==> flow/design.v <==
module fixed_point_alu (
    input clk,
    input rst,
    input [1:0] op,           
    input signed [15:0] a,    
    input signed [15:0] b,    
    output reg signed [23:0] out,   
    output reg overflow       
);
    localparam Q8_MAX_POS = 16'sh7FFF;    
    localparam Q8_MAX_NEG = 16'sh8000;    
    localparam Q16_MAX_POS = 24'sh7FFFFF;  
    localparam Q16_MAX_NEG = 24'sh800000;  
    reg signed [31:0] mul_result;   
    reg signed [23:0] add_sub_result;
    always @(posedge clk or posedge rst) begin
        if (rst) begin
            out <= 0;
            overflow <= 0;
        end else begin
            case (op)
                2'b00: begin
                    add_sub_result = a + b;
                    if ((a > 0 && b > 0 && add_sub_result < 0) || 
                        (a < 0 && b < 0 && add_sub_result > 0)) begin
                        overflow <= 1;
                        out <= (a[15] == 1) ? Q16_MAX_NEG : Q16_MAX_POS;
                    end else begin
                        overflow <= 0;
                        out <= { {8{add_sub_result[15]}}, add_sub_result };  
                    end
                end
                2'b01: begin
                    add_sub_result = a - b;
                    if ((a > 0 && b < 0 && add_sub_result < 0) || 
                        (a < 0 && b > 0 && add_sub_result > 0)) begin
                        overflow <= 1;
                        out <= (a[15] == 1) ? Q16_MAX_NEG : Q16_MAX_POS;
                    end else begin
                        overflow <= 0;
                        out <= { {8{add_sub_result[15]}}, add_sub_result };  
                    end
                end
               2'b10: begin
    mul_result = a * b;   
    if ($signed(mul_result[31:8]) > $signed(Q16_MAX_POS)) begin
        overflow <= 1;
        out <= Q16_MAX_POS;
    end else if ($signed(mul_result[31:8]) < $signed(Q16_MAX_NEG)) begin
        overflow <= 1;
        out <= Q16_MAX_NEG;
    end else begin
        overflow <= 0;
        out <= mul_result[31:8];   
    end
end
                2'b11: begin
                    if (b == 0) begin   
                        overflow <= 1;
                        out <= (a[15] == 1) ? Q16_MAX_NEG : Q16_MAX_POS;
                    end else begin
                        out <= (a << 8) / b;
                        overflow <= 0;
                    end
                end
                default: begin
                    out <= 0;
                    overflow <= 0;
                end
            endcase
        end
    end
endmodule
### Tool chain data of fixed_point_alu

Tool output for the design above, in the order of the flow.
Line numbers count from 1 in the design file above.
Operators: Yosys type, input widths -> output width; for muxes data width and select width s.
Cell names lack the library's common part.
Not given: --

* design top: fixed_point_alu
* clock port: clk
* standard-cell library: sky130hd
* corner: tt_025C_1v80

### Elaborated design

Source: Yosys, flattened and elaborated, memories not mapped. Widths are those after wreduce; folded enables and synchronous resets count as part of the registers. Registers that Yosys merges into a memory's read port (data or address) are not register bits. Print and check cells do not count. Equal cells are merged and count once.

* word width x clocked read ports: 0
* output and inout bits: 25
* memories kept: 0
* memory bits (writable): 0
* bits in latches: 0
* bits of input ports: 36
* elaborated cells: 44
* bits in registers: 25
* memory bits (read-only): 0

* shifts and indexed selects: 0
* div/mod/pow operators: 1
* $mul: 1
* eq/ne operators: 3
* mux-type cells: 13
* magnitude comparators: 10
* add/subtract/negate cells: 2
* reductions and logical operators: 12
* bitwise gates (word level): 0

Operators by type and width (number)
* $mul 16x16->32: 1
* $div 24x16->24: 1
* $mux 24: 6
* $pmux 24 s4: 1
* $gt 17x1->1 const B: 2
* $lt 17x1->1 const B: 2
* $gt 16x1->1 const B: 2
* $lt 16x1->1 const B: 2
* $gt 24x24->1 const B: 1
* $lt 24x24->1 const B: 1
* $add 16x16->17: 1
* $sub 16x16->17: 1
* $logic_not 16->1: 1
* $logic_and 1x1->1: 8
* $mux 1: 5
* $eq 2x2->1 const B: 2
* $pmux 1 s4: 1
* $logic_or 1x1->1: 2
* $eq 2x1->1 const B: 1
* $logic_not 2->1: 1

### Longest topological paths

Yosys ltp: most cells in a row. Word level: on the elaborated netlist, between registers, memories and ports. Mapped: between sequential cells and ports; inverters and the memories' decode and read muxes count.

* depth in word-level cells: 6
* ABC_AREA: 0
* depth in mapped cells: 253

### Mapped cells and area

Source: synth_stat.txt of the flow (Yosys; design flattened, memories mapped). It holds for the ABC_AREA given above (unset counts as 0); a run with the other value may have another netlist.

* cell count: 4031
* cell area after synthesis: 30205.2 um2
* sequential area: 625.6 um2
* mapped flip-flops: 25
* buffers: 155

Cells by type
* fa_1: number 264, area in all 5.29E+03 um2
* ha_1: number 407, area in all 5.09E+03 um2
* xnor2_1: number 195, area in all 1.71E+03 um2
* nand2_1: number 436, area in all 1636.57 um2
* inv_1: number 393, area in all 1.48E+03 um2
* nor2_1: number 331, area in all 1.24E+03 um2
* a21oi_1: number 241, area in all 1.21E+03 um2
* o21ai_0: number 194, area in all 970.931 um2
* a21o_1: number 117, area in all 878.342 um2
* xor2_1: number 83, area in all 726.947 um2
* o21a_1: number 86, area in all 645.619 um2
* dfrtp_1: number 25, area in all 625.6 um2
* nor3_1: number 94, area in all 470.451 um2
* and2_1: number 73, area in all 456.688 um2
* nand3_1: number 86, area in all 430.413 um2
* clkbuf_1: number 111, area in all 416.65 um2
* mux2_2: number 34, area in all 382.867 um2
* o211ai_1: number 47, area in all 352.838 um2

Not listed: further types 89, cells in them 814.

### Timing after synthesis

OpenSTA on the mapped netlist: ideal clock, no wires. The path of least setup slack (recovery checks aside). Input and output delay are each 20% of the period. Register names are those of the netlist, which keeps one name where synthesis merged equal registers.

* path kind: input to register
* from: in b[0]
* to: reg out[18]
* launch time at the first pin: 12.000 ns
* buffers on the path: 33
* stages: 228
* required time: 59.877 ns
* delay of the path: 49.509 ns
* slack: -1.509 ns
* clock period: 60.0 ns
* external input delay: 12.000 ns
* setup time: 0.123 ns
* arrival time: 61.386 ns
* period reached after synthesis: 61.509 ns

"delay of the path" = arrival - input delay + setup time.
"stages": output pins that drive a net of the path, with the launching flip-flop's if there is one; two outputs of one cell count as two.
"period reached after synthesis" is the clock period less the worst setup slack; recovery checks do not enter. This is arithmetic on one report: input and output delays are still those of the set period (20% each).
At most two assigning lines are given for a register; there are more.

* cell sequence: buf_2 clkinv_1 clkbuf_1 ha_1 clkbuf_1 nor3b_2 nor2_1 xnor2_1 o2111ai_1 or3_1 clkbuf_1 mux2i_2 ha_1 o21a_1 or2_2 and2_1 nand2_1 mux2i_1 [... 192 more ...] nor2_1 a21o_1 ha_1 a21o_1 a21o_1 a21o_1 a21o_1 a21oi_1 o211ai_1 a211o_1 nor2_1 ha_1 and3_1 clkbuf_1 a41oi_1 xor2_1 o21ai_0 nand2_1
* elaborated cells on any way between the ends: 29
* classes of those cells: add/sub: 2; mul: 1; div: 1; compare: 8; mux: 6; reduce/logical: 11

Ends and longest elaborated chain, after synthesis
* start, declared: line 6 `input signed [15:0] b,`
* end, assigned: line 27 `out <= (a[15] == 1) ? Q16_MAX_NEG : Q16_MAX_POS;`
* end, assigned: line 30 `out <= { {8{add_sub_result[15]}}, add_sub_result };`
* end, declared: line 7 `output reg signed [23:0] out,`

Chain of elaborated cells between the ends: none given.

### Path in the finished layout

From the final timing report of stored run 1: the path of least setup slack in the routed layout; clock arrival at registers is part of the times.

* path kind: input to register
* from: in a[7]
* to: reg out[13]
* buffers on the path: 26
* stages: 225
* arrival time: 57.47 ns
* setup time: 0.21 ns
* clock period: 59.0 ns
* launch time at the first pin: 11.80 ns
* slack: 1.61 ns
* required time: 59.08 ns
* external input delay: 11.80 ns

At most two assigning lines are given for a register; there are more.

* cell sequence: clkdlybuf4s50_1 or4_4 or4_4 o21ai_2 xor2_2 inv_1 or4_1 o31ai_2 mux2i_2 ha_1 o21a_1 or2_2 and2_1 nand2_2 mux2i_2 ha_1 o21a_1 o21a_1 [... 189 more ...] inv_2 buf_6 mux2_2 ha_1 a21o_1 a21o_1 a21o_1 a21o_1 a21oi_1 o211ai_1 a211o_1 nor3_2 buf_4 buf_4 a41oi_1 xnor2_1 o21ai_1 nand4_1
* elaborated cells on any way between the ends: 28
* classes of those cells: add/sub: 2; mul: 1; div: 1; compare: 8; mux: 6; reduce/logical: 10

Ends and longest elaborated chain, after layout
* start, declared: line 5 `input signed [15:0] a,`
* end, assigned: line 27 `out <= (a[15] == 1) ? Q16_MAX_NEG : Q16_MAX_POS;`
* end, assigned: line 30 `out <= { {8{add_sub_result[15]}}, add_sub_result };`
* end, declared: line 7 `output reg signed [23:0] out,`

Chain of elaborated cells between the ends: none given.

==> runs of fixed_point_alu <==
Settings and measured results of 5 stored flow runs for module fixed_point_alu (sky130hd), not sorted in any way. The constraints put input and output delay at 20% of the set period each and load the outputs with 0.01 pF.

### Stored run 1

Settings: `CORE_UTILIZATION=19`, `period_ns=59.0`, `CAP_MARGIN=20`, `CORE_MARGIN=2`, `SLEW_MARGIN=20`

- Std-cell area (final layout): 38132.8 um2
- Netlist area reported by Yosys: 30205.2 um2
- Die outline area: 162179.0 um2
- Setup slack of the worst path: 1.613 ns

### Stored run 2

Settings: `ABC_AREA=1`, `CAP_MARGIN=35`, `CORE_ASPECT_RATIO=1.84`, `CORE_MARGIN=4`, `CORE_UTILIZATION=58`, `CTS_CLUSTER_SIZE=21`, `GPL_ROUTABILITY_DRIVEN=0`, `GPL_TIMING_DRIVEN=0`, `MAX_ROUTING_LAYER=met4`, `MIN_ROUTING_LAYER=met1`, `PLACE_DENSITY=0.75`, `SETUP_SLACK_MARGIN=5.0`, `SLEW_MARGIN=10`, `TNS_END_PERCENT=95`, `period_ns=97.7`

- Std-cell area (final layout): 31257.5 um2
- Netlist area reported by Yosys: 29409.5 um2
- Die outline area: 54541.0 um2
- Setup slack of the worst path: 19.404 ns

### Stored run 3

Settings: `CORE_UTILIZATION=40`, `SETUP_SLACK_MARGIN=5.0`, `period_ns=59.0`, `CAP_MARGIN=20`, `CORE_MARGIN=2`, `SLEW_MARGIN=20`

- Std-cell area (final layout): 39327.7 um2
- Netlist area reported by Yosys: 30205.2 um2
- Die outline area: 77726.7 um2
- Setup slack of the worst path: 3.005 ns

### Stored run 4

Settings: `CORE_UTILIZATION=40`, `period_ns=60.0`, `CAP_MARGIN=20`, `CORE_MARGIN=2`, `SLEW_MARGIN=20`

- Std-cell area (final layout): 35278.8 um2
- Netlist area reported by Yosys: 30205.2 um2
- Die outline area: 77726.7 um2
- Setup slack of the worst path: 1.873 ns

### Stored run 5

Settings: `ABC_AREA=0`, `CAP_MARGIN=0`, `CORE_ASPECT_RATIO=1.57`, `CORE_MARGIN=5`, `CORE_UTILIZATION=58`, `CTS_CLUSTER_SIZE=21`, `GPL_TIMING_DRIVEN=0`, `MAX_ROUTING_LAYER=met4`, `MIN_ROUTING_LAYER=met1`, `PLACE_DENSITY=0.75`, `SETUP_SLACK_MARGIN=5.0`, `SLEW_MARGIN=10`, `TNS_END_PERCENT=95`, `period_ns=97.7`

- Std-cell area (final layout): 32247.2 um2
- Netlist area reported by Yosys: 30205.2 um2
- Die outline area: 56859.0 um2
- Setup slack of the worst path: 9.225 ns
